==> flow/design.v <==
`timescale 10ns / 1ns
`timescale 10ns / 1ns
module riscv_cpu(
	input  rst,
	input  clk,
	output reg [31:0] PC,
	output Inst_Req_Valid,
	input Inst_Req_Ack,
	input  [31:0] Instruction,
	input Inst_Valid,
	output Inst_Ack,
	output [31:0] Address,
	output MemWrite,
	output [31:0] Write_data,
	output [3:0] Write_strb,
	output MemRead,
	input Mem_Req_Ack,
	input  [31:0] Read_data,
	input Read_data_Valid,
	output Read_data_Ack
);
reg [31:0] IR ;
reg [31:0] MDR;
reg [31:0] PC_reg;
reg [31:0] ALU_reg;
reg [31:0] RF_reg1;
reg [31:0] RF_reg2;
wire RegWrite_Valid;
wire MemRead_Valid ;
wire MemWrite_Valid;
wire [31:0] ALUResult;
wire        zero     ;
wire [31:0] PCset   ;
wire [31:0] PCadd4  ;
wire [31:0] PCoffset;
wire [31:0] signextend_out;
wire [31:0] zeroextend_out;
wire [31:0] shiftleft2_out;
wire [31:0]sext;
wire [31:0]sext_b;
wire [31:0]sext_u;
wire [9:0]ALUOp;
wire [2:0]ALUSrcA;
wire [2:0]ALUSrcB;
wire [3:0]RegSrc;
wire [1:0]Branch;
wire      Reg_Write;   
wire      RegWrite;
wire      BranchPerf;
wire [7:0]MemSrc;
wire      DataRead; 
wire      PCWrite;
wire      IRWrite;
wire      PCSrc;
wire [4 :0] RF_waddr ;
wire [4 :0] RF_raddr1;
wire [4 :0] RF_raddr2;
wire        RF_wen   ;
wire [31:0] RF_wdata ;
wire [31:0] RF_rdata1;
wire [31:0] RF_rdata2;
wire [31:0] ALU_data1;
wire [31:0] ALU_data2;
wire [31:0] MemOutput;
wire [31:0] RegOutput;
wire IR_wen;
assign IR_wen = ~DataRead & IRWrite;
always @(posedge clk) 
begin
    IR <= IR_wen ? Instruction : IR;
end
always @(posedge clk) 
begin
    MDR <= DataRead ? Read_data : MDR;
end
always @(posedge clk) 
begin
    ALU_reg <= ALUResult;
end
always @(posedge clk) 
begin
    RF_reg1 <= RF_rdata1;
end
always @(posedge clk) 
begin
    RF_reg2 <= RF_rdata2;
end
always @(posedge clk) 
begin
    if(rst)
        PC_reg <= PC_reg;
    else
        PC_reg <= PC;
end
always@(posedge clk) 
begin
    if(rst)
         PC <= 32'd0;
    else                  
        PC <= (PCWrite | BranchPerf) ? PCset : PC;           
end
assign BranchPerf = (Branch[0] & zero) | (Branch[1] &~zero);
assign PCset = PCSrc ? ALUResult : ALU_reg; 
control Control(
    clk,
    rst,
    Inst_Req_Ack,
    IR,
    Inst_Valid,
    Mem_Req_Ack,
    Read_data_Valid,
    sext,
    sext_b,
    sext_u,    
    ALUOp,
    ALUSrcA,
    ALUSrcB,
    RegSrc,
    Branch,
    RegWrite,   
    MemSrc,
    Inst_Req_Valid,  
    Inst_Ack,
    MemRead,
    MemWrite, 
    Read_data_Ack,
    DataRead, 
    PCWrite,
    IRWrite,
    PCSrc
);
assign RF_waddr  = IR[11: 7];
assign RF_raddr1 = IR[19:15];
assign RF_raddr2 = IR[24:20];
assign RF_wen    = RegWrite ;
reg_file Reg_file(
    clk,
    rst,
    RF_waddr,
    RF_raddr1,
    RF_raddr2,
    RF_wen,
    RF_wdata,
    RF_rdata1,
    RF_rdata2
);
assign ALU_data1  = (ALUSrcA == 2'b01) ? PC      :
                    (ALUSrcA == 2'b10) ? PC-4    :
                                         RF_reg1 ; 
assign ALU_data2  = (ALUSrcB == 2'b01) ? sext     : 
                    (ALUSrcB == 2'b10) ? sext_b   :
                    (ALUSrcB == 2'b11) ? 32'd4    :
                                         RF_reg2;
alu ALU(
    ALU_data1,
    ALU_data2,
    ALUOp,
    zero,
    ALUResult
);
mem_operation MemOperation(
    MemSrc,
    MDR,
    RF_reg2,
    ALU_reg[1:0],
    MemOutput,
    RegOutput,
    Write_strb
);
assign Address    = {ALU_reg[31:2], 2'b00};
assign Write_data = RegOutput;
assign RF_wdata = RegSrc[0] ? MemOutput:
                  RegSrc[1] ? sext_u:
                  RegSrc[2] ? PC_reg:
                  RegSrc[3] ? ALU_reg:                 
                              ALU_reg;
endmodule
`timescale 10ns / 1ns
module control(
    input clk,
    input rst,
    input  Inst_Req_Ack,
    input  [31:0]inst,
    input  Inst_Valid,
    input  Mem_Req_Ack,
    input  Read_data_Valid,
    output [31:0]sext,
    output [31:0]sext_b,
    output [31:0]sext_u,        
    output [9:0]alu_op,
    output [2:0]alu_src_a,
    output [2:0]alu_src_b,
    output [3:0]reg_src,
    output [1:0]branch,
    output      reg_write,   
    output [7:0]mem_src,
    output Inst_Req_Valid,  
    output Inst_Ack,
    output MemRead,
    output MemWrite, 
    output Read_data_Ack,
    output data_read, 
    output pc_write,
    output ir_write,
    output pc_src
);
wire  [6:0]inst_6_0  ;
wire  [2:0]inst_14_12;
wire  [6:0]inst_31_25;
assign inst_6_0   = inst[6 : 0];
assign inst_14_12 = inst[14:12];
assign inst_31_25 = inst[31:25];
wire type_j;
wire type_r;
wire type_s;
wire type_b;
wire type_i;
wire type_u;
wire type_l;
wire type_ical ;
assign type_j = (inst_6_0==7'b1101111);
assign type_r = (inst_6_0==7'b0110011);
assign type_s = (inst_6_0==7'b0100011);
assign type_b = (inst_6_0==7'b1100011);
assign type_i =  type_l   | type_ical | inst_jalr;
assign type_u  =  inst_lui | inst_auipc;
assign type_ical = (inst_6_0==7'b0010011);
assign type_l    = (inst_6_0==7'b0000011);
wire inst_lui  ;
wire inst_auipc;
wire inst_jal  ;
wire inst_jalr ;
wire inst_beq  ;
wire inst_bne  ;
wire inst_blt  ;
wire inst_bge  ;
wire inst_bltu ;
wire inst_bgeu ;
wire inst_lb   ;
wire inst_lh   ;
wire inst_lw   ;
wire inst_lbu  ;
wire inst_lhu  ;
wire inst_sb   ;
wire inst_sh   ;
wire inst_sw   ;
wire inst_addi ;
wire inst_slti ;
wire inst_sltiu;
wire inst_xori ;
wire inst_ori  ;
wire inst_andi ;
wire inst_slli ;
wire inst_srli ;
wire inst_srai ;
wire inst_add  ;
wire inst_sub  ;
wire inst_sll  ;
wire inst_slt  ;
wire inst_sltu ;
wire inst_xor  ;
wire inst_srl  ;
wire inst_sra  ;
wire inst_or   ;
wire inst_and  ;
assign inst_lui   = (inst_6_0==7'b0110111  );
assign inst_auipc = (inst_6_0==7'b0010111);
assign inst_jal   = (type_j);
assign inst_jalr  = (inst_6_0==7'b1100111 & inst_14_12==3'b000 );
assign inst_beq   = (type_b & inst_14_12==3'b000  );
assign inst_bne   = (type_b & inst_14_12==3'b001  );
assign inst_blt   = (type_b & inst_14_12==3'b100  );
assign inst_bge   = (type_b & inst_14_12==3'b101  );
assign inst_bltu  = (type_b & inst_14_12==3'b110 );
assign inst_bgeu  = (type_b & inst_14_12==3'b111 );
assign inst_lb    = (type_l & inst_14_12==3'b000   );
assign inst_lh    = (type_l & inst_14_12==3'b001   );
assign inst_lw    = (type_l & inst_14_12==3'b010   );
assign inst_lbu   = (type_l & inst_14_12==3'b100  );
assign inst_lhu   = (type_l & inst_14_12==3'b101  );
assign inst_sb    = (type_s & inst_14_12==3'b000   );
assign inst_sh    = (type_s & inst_14_12==3'b001   );
assign inst_sw    = (type_s & inst_14_12==3'b010   );
assign inst_addi  = (type_ical & inst_14_12==3'b000 );
assign inst_slti  = (type_ical & inst_14_12==3'b010 );
assign inst_sltiu = (type_ical & inst_14_12==3'b011);
assign inst_xori  = (type_ical & inst_14_12==3'b100 );
assign inst_ori   = (type_ical & inst_14_12==3'b110  );
assign inst_andi  = (type_ical & inst_14_12==3'b111 );
assign inst_slli  = (type_ical & inst_14_12==3'b001 & inst_31_25==7'b0000000);
assign inst_srli  = (type_ical & inst_14_12==3'b101 & inst_31_25==7'b0000000);
assign inst_srai  = (type_ical & inst_14_12==3'b101 & inst_31_25==7'b0100000);
assign inst_add   = (type_r & inst_14_12==3'b000  & inst_31_25==7'b0000000);
assign inst_sub   = (type_r & inst_14_12==3'b000  & inst_31_25==7'b0100000);
assign inst_sll   = (type_r & inst_14_12==3'b001  & inst_31_25==7'b0000000);
assign inst_slt   = (type_r & inst_14_12==3'b010  & inst_31_25==7'b0000000);
assign inst_sltu  = (type_r & inst_14_12==3'b011 & inst_31_25==7'b0000000);
assign inst_xor   = (type_r & inst_14_12==3'b100  & inst_31_25==7'b0000000);
assign inst_srl   = (type_r & inst_14_12==3'b101  & inst_31_25==7'b0000000);
assign inst_sra   = (type_r & inst_14_12==3'b101  & inst_31_25==7'b0100000);
assign inst_or    = (type_r & inst_14_12==3'b110   & inst_31_25==7'b0000000);
assign inst_and   = (type_r & inst_14_12==3'b111  & inst_31_25==7'b0000000);
wire [9:0]alu_op_tmp     ;
wire [2:0]alu_src_a_tmp  ;
wire [2:0]alu_src_b_tmp  ;
wire [3:0]reg_src_tmp    ;
wire [1:0]branch_tmp     ;
wire      reg_write_tmp  ;    
wire [7:0]mem_src_tmp    ;
assign alu_op_tmp[0] = type_l     | type_s    | inst_jalr  |
                       inst_addi  | inst_add  | inst_jal   |
                       inst_auipc ;
assign alu_op_tmp[1] = inst_beq   | inst_bne  | inst_sub   ;
assign alu_op_tmp[2] = inst_blt   | inst_bge  | inst_slti  |
                       inst_slt   ;
assign alu_op_tmp[3] = inst_bltu  | inst_bgeu | inst_sltiu |
                       inst_sltu  ;
assign alu_op_tmp[4] = inst_andi  | inst_and  ;
assign alu_op_tmp[5] = inst_or    | inst_ori  ;
assign alu_op_tmp[6] = inst_xor   | inst_xori ;
assign alu_op_tmp[7] = inst_sll   | inst_slli ;
assign alu_op_tmp[8] = inst_srl   | inst_srli ;
assign alu_op_tmp[9] = inst_sra   | inst_srai ; 
assign alu_src_a_tmp = (inst_auipc | type_j) ? 2'b10: 2'b00;   
assign alu_src_b_tmp = (type_i | type_s | type_j | inst_auipc) ? 2'b01: 2'b00; 
assign branch_tmp[0] = inst_beq   | inst_bge  | inst_bgeu ;
assign branch_tmp[1] = inst_bne   | inst_blt  | inst_bltu ;
assign mem_src_tmp[0] = inst_lw   ;
assign mem_src_tmp[1] = inst_lb   ;
assign mem_src_tmp[2] = inst_lbu  ;
assign mem_src_tmp[3] = inst_lh   ;
assign mem_src_tmp[4] = inst_lhu  ;
assign mem_src_tmp[5] = inst_sw   ;
assign mem_src_tmp[6] = inst_sb   ;
assign mem_src_tmp[7] = inst_sh   ;
assign reg_write_tmp  = type_u | type_r | type_j | type_ical | inst_jalr | type_l;
assign reg_src_tmp[0] = type_l   ;
assign reg_src_tmp[1] = inst_lui ;
assign reg_src_tmp[2] = inst_jalr| type_j;
assign reg_src_tmp[3] = 1'b0;
wire [31:0]imm_i;
wire [31:0]imm_s;
wire [31:0]imm_b;
wire [31:0]imm_u;
wire [31:0]imm_j;
assign imm_i  = {{21{inst[31]}}, inst[30:20]};
assign imm_s  = {{21{inst[31]}}, inst[30:25], inst[11:7]};
assign imm_b  = {{20{inst[31]}}, inst[7], inst[30:25], inst[11:8], 1'b0};
assign imm_u  = {inst[31:12], 12'b0};
assign imm_j  = {{12{inst[31]}}, inst[19:12], inst[20], inst[30:21], 1'b0};
assign sext = ({32{type_i}} & {imm_i})
            | ({32{type_s}} & {imm_s})
            | ({32{type_b}} & {imm_b})
            | ({32{type_u}} & {imm_u})
            | ({32{type_j}} & {imm_j});
assign sext_b = imm_b;
assign sext_u = imm_u;
reg [3:0]current_state;
wire [3:0]next_state;
wire [ 3:0] IF_next;
wire [ 3:0] IW_next;
wire [ 3:0] ID_next;
wire [ 3:0] EX_next;  
wire [ 3:0] LD_next;
wire [ 3:0] RW_next;
wire [ 3:0] ST_next;
wire [ 3:0] WB_next;
assign IF_next    = (Inst_Req_Ack) ? 4'b0001: 4'b0000; 
assign IW_next    = (Inst_Valid)   ? 4'b0010: 4'b0001;  
assign ID_next    = 4'b0011;
assign EX_next    = (type_l) ? 4'b0110:
                    (type_s) ? 4'b0101:
                    (type_b) ? 4'b0000:
                               4'b0100;                                             
assign LD_next    = (Mem_Req_Ack)     ? 4'b0111: 4'b0110 ;
assign RW_next    = (Read_data_Valid) ? 4'b0100 : 4'b0111;
assign ST_next    = (Mem_Req_Ack)     ? 4'b0000 : 4'b0101 ;
assign WB_next    = 4'b0000;
assign next_state = (current_state == 4'b0000)  ? IF_next :
                    (current_state == 4'b0001)  ? IW_next :
                    (current_state == 4'b0010)  ? ID_next :
                    (current_state == 4'b0011)  ? EX_next :
                    (current_state == 4'b0110)  ? LD_next :
                    (current_state == 4'b0111) ? RW_next :
                    (current_state == 4'b0101)  ? ST_next :
                    (current_state == 4'b0100)  ? WB_next :
                                            4'b0000;
always@(posedge clk) begin     
    current_state <= (rst) ? 4'b1000 : next_state;
end
assign Inst_Req_Valid = (current_state == 4'b0000);    
assign Inst_Ack       = (current_state == 4'b0001 || current_state == 4'b1000);  
assign MemRead        = (current_state == 4'b0110);
assign MemWrite       = (current_state == 4'b0101);      
assign Read_data_Ack  = (current_state == 4'b0111);
assign alu_op    = (current_state == 4'b0000 || current_state == 4'b0010) ? 10'b0000000001:   
                   alu_op_tmp   ;
assign alu_src_a = (current_state == 4'b0000) ? 2'b01:
                   (current_state == 4'b0010) ? 2'b10:  
                   alu_src_a_tmp; 
assign alu_src_b = (current_state == 4'b0000) ? 2'b11:
                   (current_state == 4'b0010) ? 2'b10:
                   alu_src_b_tmp;
assign reg_src   = (current_state == 4'b0100) ? reg_src_tmp : 3'b0001;
assign branch    = (current_state == 4'b0000 || current_state == 4'b0001 || current_state == 4'b0010 || current_state == 4'b1000) ? 2'b0 : branch_tmp ;
assign mem_src   = (current_state == 4'b0000 || current_state == 4'b0001 || current_state == 4'b0010 || current_state == 4'b1000) ? 8'b0 : mem_src_tmp;
assign reg_write = (current_state == 4'b0100) ? reg_write_tmp : 1'b0;
assign data_read = (current_state == 4'b0111 && Read_data_Ack && Read_data_Valid);  
assign pc_write  = (current_state == 4'b0000 && Inst_Req_Ack  && Inst_Req_Valid || current_state == 4'b0011 && (type_j || inst_jalr));
assign ir_write  = (current_state == 4'b0001 && Inst_Valid && Inst_Ack);     
assign pc_src    = (current_state == 4'b0000 || current_state == 4'b0011 && (type_j || inst_jalr));
endmodule
`timescale 10ns / 1ns
module alu(
    input [32 - 1:0] A,
    input [32 - 1:0] B,
    input [9:0] alu_op,
    output Zero,
    output [32 - 1:0] Result
);
wire alu_add ;    
wire alu_sub ;    
wire alu_slt ;    
wire alu_sltu;    
wire alu_and ;    
wire alu_or  ;    
wire alu_xor ;    
wire alu_sll ;    
wire alu_srl ;    
wire alu_sra ;    
assign alu_add  = alu_op[0];
assign alu_sub  = alu_op[1];
assign alu_slt  = alu_op[2];
assign alu_sltu = alu_op[3];
assign alu_and  = alu_op[4];
assign alu_or   = alu_op[5];
assign alu_xor  = alu_op[6];
assign alu_sll  = alu_op[7];
assign alu_srl  = alu_op[8];
assign alu_sra  = alu_op[9];
wire [31:0] add_sub_result; 
wire [31:0] slt_result; 
wire [31:0] sltu_result;
wire [31:0] and_result;
wire [31:0] or_result;
wire [31:0] xor_result;
wire [31:0] sll_result; 
wire [31:0] srl_result; 
wire [31:0] sra_result; 
wire [31:0] adder_a     ;
wire [31:0] adder_b     ;
wire [33:0] adder_result;
wire        adder_cin   ;
assign adder_a      = A;
assign adder_b      = (alu_sub | alu_slt) ? ~B : B;
assign adder_cin    = (alu_sub | alu_slt);
assign adder_result = {adder_a,adder_cin} + {adder_b,adder_cin};
assign add_sub_result = adder_result[32:1];
assign slt_result[31:1] = 31'b0;
assign slt_result[0]    = (A[31]  & ~B[31])
                        | ((A[31] ~^ B[31]) & adder_result[32]);
assign sltu_result[31:1] = 31'b0;
assign sltu_result[0]    = (A < B);                        
assign and_result = A & B;
assign or_result  = A | B;
assign xor_result = A ^ B;
assign sll_result = A << B[4:0];
assign sra_result = {{31{A[31]}}, 1'b0} << ~(B[4:0]) | A >> B[4:0];
assign srl_result = A >> B[4:0];
assign Zero     = ({Result} == 32'b0);
assign Result     = ({32{alu_add | alu_sub}} & add_sub_result)
                  | ({32{alu_slt          }} & slt_result    )
                  | ({32{alu_sltu         }} & sltu_result   )
                  | ({32{alu_and          }} & and_result    )
                  | ({32{alu_or           }} & or_result     )
                  | ({32{alu_xor          }} & xor_result    )
                  | ({32{alu_sll          }} & sll_result    )
                  | ({32{alu_sra          }} & sra_result    )
                  | ({32{alu_srl          }} & srl_result    );                                    
endmodule
`timescale 10ns / 1ns
module mem_operation(
    input  [7 :0]control_code,
    input  [31:0]mem_input,
    input  [31:0]reg_input,
    input  [1 :0]ea,    
    output [31:0]mem_output,
    output [31:0]reg_output,
    output [3 :0]write_strb
);
wire [31:0] lw_result ;
wire [31:0] lb_result ;
wire [31:0] lbu_result;
wire [31:0] lh_result ;
wire [31:0] lhu_result;
assign lw_result  = mem_input;
assign lb_result  = ({32{ea==2'b00}} & {{24{mem_input[ 7]}},mem_input[7 : 0]})
                  | ({32{ea==2'b01}} & {{24{mem_input[15]}},mem_input[15: 8]})
                  | ({32{ea==2'b10}} & {{24{mem_input[23]}},mem_input[23:16]})
                  | ({32{ea==2'b11}} & {{24{mem_input[31]}},mem_input[31:24]});
assign lbu_result = ({32{ea==2'b00}} & {{24'd0},mem_input[7 : 0]})
                  | ({32{ea==2'b01}} & {{24'd0},mem_input[15: 8]})
                  | ({32{ea==2'b10}} & {{24'd0},mem_input[23:16]})
                  | ({32{ea==2'b11}} & {{24'd0},mem_input[31:24]});
assign lh_result  = ({32{ea[1]==1'b0}} & {{16{mem_input[15]}},mem_input[15: 0]})               
                  | ({32{ea[1]==1'b1}} & {{16{mem_input[31]}},mem_input[31:16]});
assign lhu_result = ({32{ea[1]==1'b0}} & {{16'd0},mem_input[15: 0]})
                  | ({32{ea[1]==1'b1}} & {{16'd0},mem_input[31:16]});
assign mem_output = ({32{control_code[0]}} & lw_result )
                  | ({32{control_code[1]}} & lb_result )
                  | ({32{control_code[2]}} & lbu_result)
                  | ({32{control_code[3]}} & lh_result )
                  | ({32{control_code[4]}} & lhu_result); 
wire [3:0] sw_strb ;
wire [3:0] sb_strb ;
wire [3:0] sh_strb ;
assign sw_strb  = 4'b1111;
assign sb_strb  = ({4{ea==2'b00}} & 4'b0001)
                | ({4{ea==2'b01}} & 4'b0010)
                | ({4{ea==2'b10}} & 4'b0100)
                | ({4{ea==2'b11}} & 4'b1000);
assign sh_strb  = ({4{ea[1]==1'b0}} & 4'b0011)
                | ({4{ea[1]==1'b1}} & 4'b1100);
assign write_strb = ({4{control_code[5]}} & sw_strb )
                  | ({4{control_code[6]}} & sb_strb )
                  | ({4{control_code[7]}} & sh_strb );
wire [31:0] sw_result ;
wire [31:0] sb_result ;
wire [31:0] sh_result ;
assign sw_result  = reg_input;
assign sb_result  = ({32{ea[1:0]==2'b00}} & {24'd0,reg_input[ 7: 0]      })
                  | ({32{ea[1:0]==2'b01}} & {16'd0,reg_input[ 7: 0], 8'd0})
                  | ({32{ea[1:0]==2'b10}} & { 8'd0,reg_input[ 7: 0],16'd0})
                  | ({32{ea[1:0]==2'b11}} & {      reg_input[ 7: 0],24'd0});
assign sh_result  = ({32{ea[1]==1'b0 }} & {16'd0,reg_input[15: 0]})
                  | ({32{ea[1]==1'b1 }} & {reg_input[15: 0],16'd0});
assign reg_output = ({32{control_code[5]}} & sw_result )
                  | ({32{control_code[6]}} & sb_result )
                  | ({32{control_code[7]}} & sh_result );
endmodule
`timescale 10 ns / 1 ns
module reg_file(
	input clk,
	input rst,
	input [5 - 1:0] waddr,
	input [5 - 1:0] raddr1,
	input [5 - 1:0] raddr2,
	input wen,
	input [32 - 1:0] wdata,
	output [32 - 1:0] rdata1,
	output [32 - 1:0] rdata2
);
	reg [32-1:0] rf[32 - 1:0];
	assign rdata1=rf[raddr1];
	assign rdata2=rf[raddr2];
	always@(posedge clk)
	begin
	  	if(rst)
	  	begin
	  		rf[0]<=0;
			rf[1]<=0;
	  		rf[2]<=0;
			rf[3]<=0;
	  		rf[4]<=0;
			rf[5]<=0;
	  		rf[6]<=0;
			rf[7]<=0;
	  		rf[8]<=0;
			rf[9]<=0;
	  		rf[10]<=0;
			rf[11]<=0;
	  		rf[12]<=0;
			rf[13]<=0;
	  		rf[14]<=0;
			rf[15]<=0;
	  		rf[16]<=0;
			rf[17]<=0;
	  		rf[18]<=0;
			rf[19]<=0;
	  		rf[20]<=0;
			rf[21]<=0;
	  		rf[22]<=0;
			rf[23]<=0;
	  		rf[24]<=0;
			rf[25]<=0;
	  		rf[26]<=0;
			rf[27]<=0;
	  		rf[28]<=0;
			rf[29]<=0;
	  		rf[30]<=0;
			rf[31]<=0;															
		end
		else 
		begin
			if(wen==1&&waddr!=0)
			begin
				rf[waddr]<=wdata;
			end
		end
	end
endmodule
Reports on riscv_cpu
Tool output for the design above, in the order of the flow.
Lines are those of the file above, counted from 1.
Operators carry their Yosys type and port widths (W data, S select, Z words).
{"block": "design", "design": "riscv_cpu", "clock": "clk", "library": "sky130hd", "corner": "tt_025C_1v80"}

Word level
Yosys after proc, flatten, opt, wreduce and memory -nomap, before mapping. Enables and synchronous resets that opt folds into registers are not counted as muxes. Memory bits, and registers merged into a memory's read port (data or address), are not among the register bits. Print and check cells are not counted.
Memory sizes are those after Yosys's memory passes, which may raise the word count (mostly to a power of two), join words into wider ones and drop unused or constant bits.
{"block": "bits", "regBits": 164, "mem_count": 1, "in_bits": 70, "mem_bits_rw": 1024, "elab_cells": 290, "output_inout_bits": 105}
{"block": "memory_table", "name": "Reg_file.rf", "words": 32, "width": 32, "line_no": 553, "source": "reg [32-1:0] rf[32 - 1:0];"}
{"block": "classes", "eq_ne": 33, "cmp": 1, "addsub": 2, "shifts": 3, "muxes": 43, "bitwise": 180, "reduce_and_logical": 21}
{"block": "op_table", "operator": "$or A32 B32 Y32", "count": 32}
{"block": "op_table", "operator": "$and A32 B32 Y32", "count": 29}
{"block": "op_table", "operator": "$mux W32", "count": 12}
{"block": "op_table", "operator": "$and A32 B8 Y32", "count": 5}
{"block": "op_table", "operator": "$and A32 B16 Y32", "count": 4}
{"block": "op_table", "operator": "$and A32 B1 Y32", "count": 2}
{"block": "op_table", "operator": "$shl A32 B5 Y32", "count": 2}
{"block": "op_table", "operator": "$and A1 B1 Y1", "count": 49}
{"block": "op_table", "operator": "$or A1 B1 Y1", "count": 42}
{"block": "op_table", "operator": "$mux W4", "count": 9}
{"block": "op_table", "operator": "$add A33 B33 Y33", "count": 1}
{"block": "op_table", "operator": "$and A32 B24 Y32", "count": 1}
{"block": "op_table", "operator": "$sub A32 B3 Y32 const B", "count": 1}
{"block": "op_table", "operator": "$lt A32 B32 Y1", "count": 1}
{"block": "op_table", "operator": "$xor A32 B32 Y32", "count": 1}
{"block": "op_table", "operator": "$shr A32 B5 Y32", "count": 1}
{"block": "op_table", "operator": "$not A32 Y32", "count": 1}
{"block": "op_table", "operator": "$logic_not A32 Y1", "count": 1}
{"block": "op_table", "operator": "$eq A7 B6 Y1 const B", "count": 4}
{"block": "op_table", "operator": "$eq A7 B7 Y1 const B", "count": 3}
{"block": "op_table", "operator": "$eq A4 B3 Y1 const B", "count": 4}
{"block": "op_table", "operator": "$eq A3 B2 Y1 const B", "count": 5}
{"block": "op_table", "operator": "$mux W3", "count": 5}
{"block": "op_table", "operator": "$eq A7 B5 Y1 const B", "count": 2}
{"block": "op_table", "operator": "$eq A3 B3 Y1 const B", "count": 4}
{"block": "op_table", "operator": "$or A4 B4 Y4", "count": 3}
{"block": "op_table", "operator": "$mux W2", "count": 6}
{"block": "op_table", "operator": "$mux W10", "count": 1}
Not listed: further kinds 24, cells in them 52.

Depth
Depth = most cells in a row (Yosys ltp): at word level without a register or memory, in the mapped netlist without a sequential cell, where the memories' decode and read muxes count.
{"block": "logic_depth", "word_depth": 32, "abc_area": 1, "mapped_depth": 40, "ltp_nobuf": 38}

Synthesis result
Source: synth_stat.txt of the flow (Yosys; design flattened, memories mapped). It holds for the ABC_AREA given above (unset counts as 0); a run with the other value may have another netlist.
Totals and module areas in this step are rounded.
{"block": "types", "cell_type": "sky130_fd_sc_hd__edfxtp_1", "count": 1120}
{"block": "types", "cell_type": "sky130_fd_sc_hd__nor2_1", "count": 2028}
{"block": "types", "cell_type": "sky130_fd_sc_hd__o21ai_0", "count": 1203}
{"block": "types", "cell_type": "sky130_fd_sc_hd__nand2_1", "count": 1307}
{"block": "types", "cell_type": "sky130_fd_sc_hd__o221ai_1", "count": 395}
{"block": "types", "cell_type": "sky130_fd_sc_hd__inv_1", "count": 796}
{"block": "types", "cell_type": "sky130_fd_sc_hd__dfxtp_1", "count": 137}
{"block": "types", "cell_type": "sky130_fd_sc_hd__nand3_1", "count": 528}
{"block": "types", "cell_type": "sky130_fd_sc_hd__clkbuf_1", "count": 637}
{"block": "types", "cell_type": "sky130_fd_sc_hd__ha_1", "count": 129}
{"block": "types", "cell_type": "sky130_fd_sc_hd__a21oi_1", "count": 294}
{"block": "types", "cell_type": "sky130_fd_sc_hd__o22ai_1", "count": 115}
{"block": "types", "cell_type": "sky130_fd_sc_hd__a31oi_1", "count": 95}
{"block": "types", "cell_type": "sky130_fd_sc_hd__a32oi_1", "count": 61}
{"block": "types", "cell_type": "sky130_fd_sc_hd__xor2_1", "count": 39}
{"block": "types", "cell_type": "sky130_fd_sc_hd__buf_4", "count": 39}
{"block": "types", "cell_type": "sky130_fd_sc_hd__nor3_1", "count": 36}
{"block": "types", "cell_type": "sky130_fd_sc_hd__buf_2", "count": 35}
Other cell types: 45; their cells: 335.
{"block": "mapped", "mapped_area_mm2": 0.0746, "buf_cells": 750, "ff_cells": 1257, "stdcells": 9329}

Path before layout
OpenSTA on the mapped netlist: ideal clock, no wires. The path of least setup slack (recovery checks aside). Input and output delay are each 20% of the period. Register names are those of the netlist, which keeps one name where synthesis merged equal registers.
{"block": "synth_timing", "path_type": "input to register", "startpoint": "input Read_data_Valid", "endpoint": "register IR[0]", "arrival_time_ns": 4.500, "setup_slack_ns": 3.539, "path_delay_ns": 3.261, "n_path_buf": 0, "required_ns": 8.039, "tclk_ns": 8.5, "stages": 3, "launch_ns": 1.700, "synth_period_reached_ns": 4.961}
"path_delay_ns" = arrival - input delay + setup time.
"stages": output pins that drive a net of the path, with the launching flip-flop's if there is one; two outputs of one cell count as two.
"synth_period_reached_ns" = period - worst setup slack (recovery checks aside). The figure is calculated, with input and output delays left at 20% of the set period.
The rows between start and end are the longest chain of elaborated cells between them; the timing report does not say that the signal goes this way. Where chains are equally long, one stands for them.
A line is the first line of the expression or statement that the cell stems from. Yosys adds cells for indexed reads and writes and turns some case tables into memories.
{"block": "synth_between", "path_cell_list": "sky130_fd_sc_hd__nand2_1 -> sky130_fd_sc_hd__inv_1 -> sky130_fd_sc_hd__nor3_1", "elab_chain_len": 3}
{"block": "synth_lines", "item": "start, declared", "line_no": 19, "source": "input Read_data_Valid,"}
{"block": "synth_lines", "item": "$logic_and A1 B1 Y1", "line_no": 408, "source": "assign data_read = (current_state == 4'b0111 && Read_data_Ack && Read_data_Valid);"}
{"block": "synth_lines", "item": "$not A1 Y1", "line_no": 67, "source": "assign IR_wen = ~DataRead & IRWrite;"}
{"block": "synth_lines", "item": "$and A1 B1 Y1", "line_no": 67}
{"block": "synth_lines", "item": "end, assigned", "line_no": 70, "source": "IR <= IR_wen ? Instruction : IR;"}
{"block": "synth_lines", "item": "end, declared", "line_no": 22, "source": "reg [31:0] IR ;"}

Timing after layout
From the final timing report of entry B: the path of least setup slack in the routed layout; clock arrival at registers is part of the times.
{"block": "layout_timing", "path_type": "register to register", "startpoint": "register Control.current_state", "endpoint": "register PC[3]", "required_ns": 9.27, "stages": 28, "setup_slack_ns": 0.96, "arrival_time_ns": 8.31, "n_path_buf": 1, "launch_ns": 0.82, "tclk_ns": 8.5}
Where an end lacks its bit number, it is one bit of the signal, or one of the new flip-flops if synthesis recoded a state register.
{"block": "layout_between", "path_cell_list": "sky130_fd_sc_hd__dfxtp_1 -> sky130_fd_sc_hd__buf_4 -> sky130_fd_sc_hd__nor2_4 -> sky130_fd_sc_hd__inv_2 -> sky130_fd_sc_hd__nor2_1 -> sky130_fd_sc_hd__nand2_1 -> sky130_fd_sc_hd__o21ai_1 -> sky130_fd_sc_hd__inv_1 -> sky130_fd_sc_hd__ha_1 -> sky130_fd_sc_hd__a21oi_1 -> sky130_fd_sc_hd__inv_1 -> sky130_fd_sc_hd__a21oi_1 -> sky130_fd_sc_hd__o21ai_0 -> sky130_fd_sc_hd__a21oi_1 -> sky130_fd_sc_hd__nand2_1 -> sky130_fd_sc_hd__o21ai_0 -> sky130_fd_sc_hd__nand4_1 -> sky130_fd_sc_hd__nor2_1 -> sky130_fd_sc_hd__nand2_1 -> sky130_fd_sc_hd__nor2_1 -> sky130_fd_sc_hd__nand2_1 -> sky130_fd_sc_hd__nor2_1 -> sky130_fd_sc_hd__nand2_1 -> sky130_fd_sc_hd__nand2_1 -> sky130_fd_sc_hd__nand3_4 -> sky130_fd_sc_hd__nand2_1 -> sky130_fd_sc_hd__nand2_1 -> sky130_fd_sc_hd__nor2_1"}
{"block": "layout_lines", "item": "start, declared", "line_no": 358, "source": "reg [3:0]current_state;"}
{"block": "layout_lines", "item": "start, assigned", "line_no": 389, "source": "current_state <= (rst) ? 4'b1000 : next_state;"}
{"block": "layout_lines", "item": "end, assigned", "line_no": 98, "source": "PC <= 32'd0;"}
{"block": "layout_lines", "item": "end, assigned", "line_no": 100, "source": "PC <= (PCWrite | BranchPerf) ? PCset : PC;"}
{"block": "layout_lines", "item": "end, declared", "line_no": 6, "source": "output reg [31:0] PC,"}
Chain of elaborated cells between the ends: none given.

Subject: riscv_cpu on sky130hd, stored results

Hello all,

Below are 6 stored runs of the flow (Yosys, OpenROAD; platform sky130hd) on riscv_cpu, each with its settings and what was measured, unordered. Constraints: input delay and output delay 20% of the set period each, output load 0.01 pF.
"achievedPeriod_ns" = clock period - worst setup slack. The figure is calculated, with input and output delays left at 20% of the set period.
"worst_setup_path_time_ns" is the time allowed to the run's worst setup path (the clock period less input and output delay, where it has them) less its slack. Clock arrival times count: a late capture clock shortens it, a late launch clock lengthens it.
The measured numbers are rounded.

{"run": "entry A", "settings": { "CAP_MARGIN": 25, "CELL_PAD_IN_SITES_DETAIL_PLACEMENT": 2, "CORE_ASPECT_RATIO": 0.9, "CORE_UTILIZATION": 59, "GPL_ROUTABILITY_DRIVEN": 0, "HOLD_SLACK_MARGIN": 0.16, "MAX_ROUTING_LAYER": "met4", "MIN_ROUTING_LAYER": "met2", "PLACE_DENSITY_LB_ADDON": 0.07, "SETUP_SLACK_MARGIN": 0.53, "TNS_END_PERCENT": 15, "period_ns": 5.94, "CORE_MARGIN": 2, "SLEW_MARGIN": 20 }, "outcome": "not finished: placement ended with error DPL-0033"}
{"run": "entry B", "settings": { "ABC_AREA": 1, "CAP_MARGIN": 30, "CTS_CLUSTER_SIZE": 14, "period_ns": 8.5, "CORE_MARGIN": 2, "CORE_UTILIZATION": 40, "SLEW_MARGIN": 20 }, "results": { "final_hold_ws_ns": 0.490, "achievedPeriod_ns": 7.541, "post_synth_area_mm2": 0.0746, "die_footprint_mm2": 0.19, "finalCellArea_mm2": 0.0837, "final_setup_tns_ns": 0.000, "worst_setup_slack_ns": 0.959, "worst_setup_path_time_ns": 7.54, "critical_path_type": "register to register" }}
{"run": "entry C", "settings": { "ABC_AREA": 1, "CAP_MARGIN": 30, "CELL_PAD_IN_SITES_GLOBAL_PLACEMENT": 3, "CORE_ASPECT_RATIO": 0.84, "CORE_MARGIN": 8, "CTS_CLUSTER_SIZE": 18, "PLACE_DENSITY_LB_ADDON": 0.01, "SLEW_MARGIN": 35, "TNS_END_PERCENT": 70, "period_ns": 7.92, "CORE_UTILIZATION": 40 }, "results": { "final_hold_ws_ns": 0.493, "achievedPeriod_ns": 7.516, "post_synth_area_mm2": 0.0746, "die_footprint_mm2": 0.201, "finalCellArea_mm2": 0.0842, "final_setup_tns_ns": 0.000, "worst_setup_slack_ns": 0.404, "worst_setup_path_time_ns": 7.52, "critical_path_type": "register to register" }}
{"run": "entry D", "settings": { "CAP_MARGIN": 40, "CELL_PAD_IN_SITES_DETAIL_PLACEMENT": 1, "CORE_UTILIZATION": 44, "MIN_ROUTING_LAYER": "met1", "SETUP_SLACK_MARGIN": 1.47, "TNS_END_PERCENT": 70, "period_ns": 5.94, "CORE_MARGIN": 2, "SLEW_MARGIN": 20 }, "results": { "final_hold_ws_ns": 0.514, "achievedPeriod_ns": 6.501, "post_synth_area_mm2": 0.0722, "die_footprint_mm2": 0.167, "finalCellArea_mm2": 0.0905, "final_setup_tns_ns": -16.5, "worst_setup_slack_ns": -0.561, "worst_setup_path_time_ns": 6.50, "critical_path_type": "register to register" }}
{"run": "entry E", "settings": { "CELL_PAD_IN_SITES_DETAIL_PLACEMENT": 2, "CORE_ASPECT_RATIO": 1.1, "CORE_MARGIN": 5, "CORE_UTILIZATION": 50, "CTS_CLUSTER_DIAMETER": 26, "GPL_TIMING_DRIVEN": 0, "PLACE_DENSITY_LB_ADDON": 0.03, "SETUP_SLACK_MARGIN": 1.04, "period_ns": 5.63, "CAP_MARGIN": 20, "SLEW_MARGIN": 20 }, "outcome": "not finished: clock tree synthesis ended with error DPL-0033"}
{"run": "entry F", "settings": { "CAP_MARGIN": 40, "CELL_PAD_IN_SITES_GLOBAL_PLACEMENT": 3, "CORE_ASPECT_RATIO": 0.69, "CORE_MARGIN": 4, "CORE_UTILIZATION": 70, "CTS_CLUSTER_SIZE": 62, "MAX_ROUTING_LAYER": "met5", "MIN_ROUTING_LAYER": "met1", "PLACE_DENSITY_LB_ADDON": 0.23, "TNS_END_PERCENT": 15, "period_ns": 9.13, "SLEW_MARGIN": 20 }, "outcome": "not finished: placement ended with error FLW-0024"}

Thanks
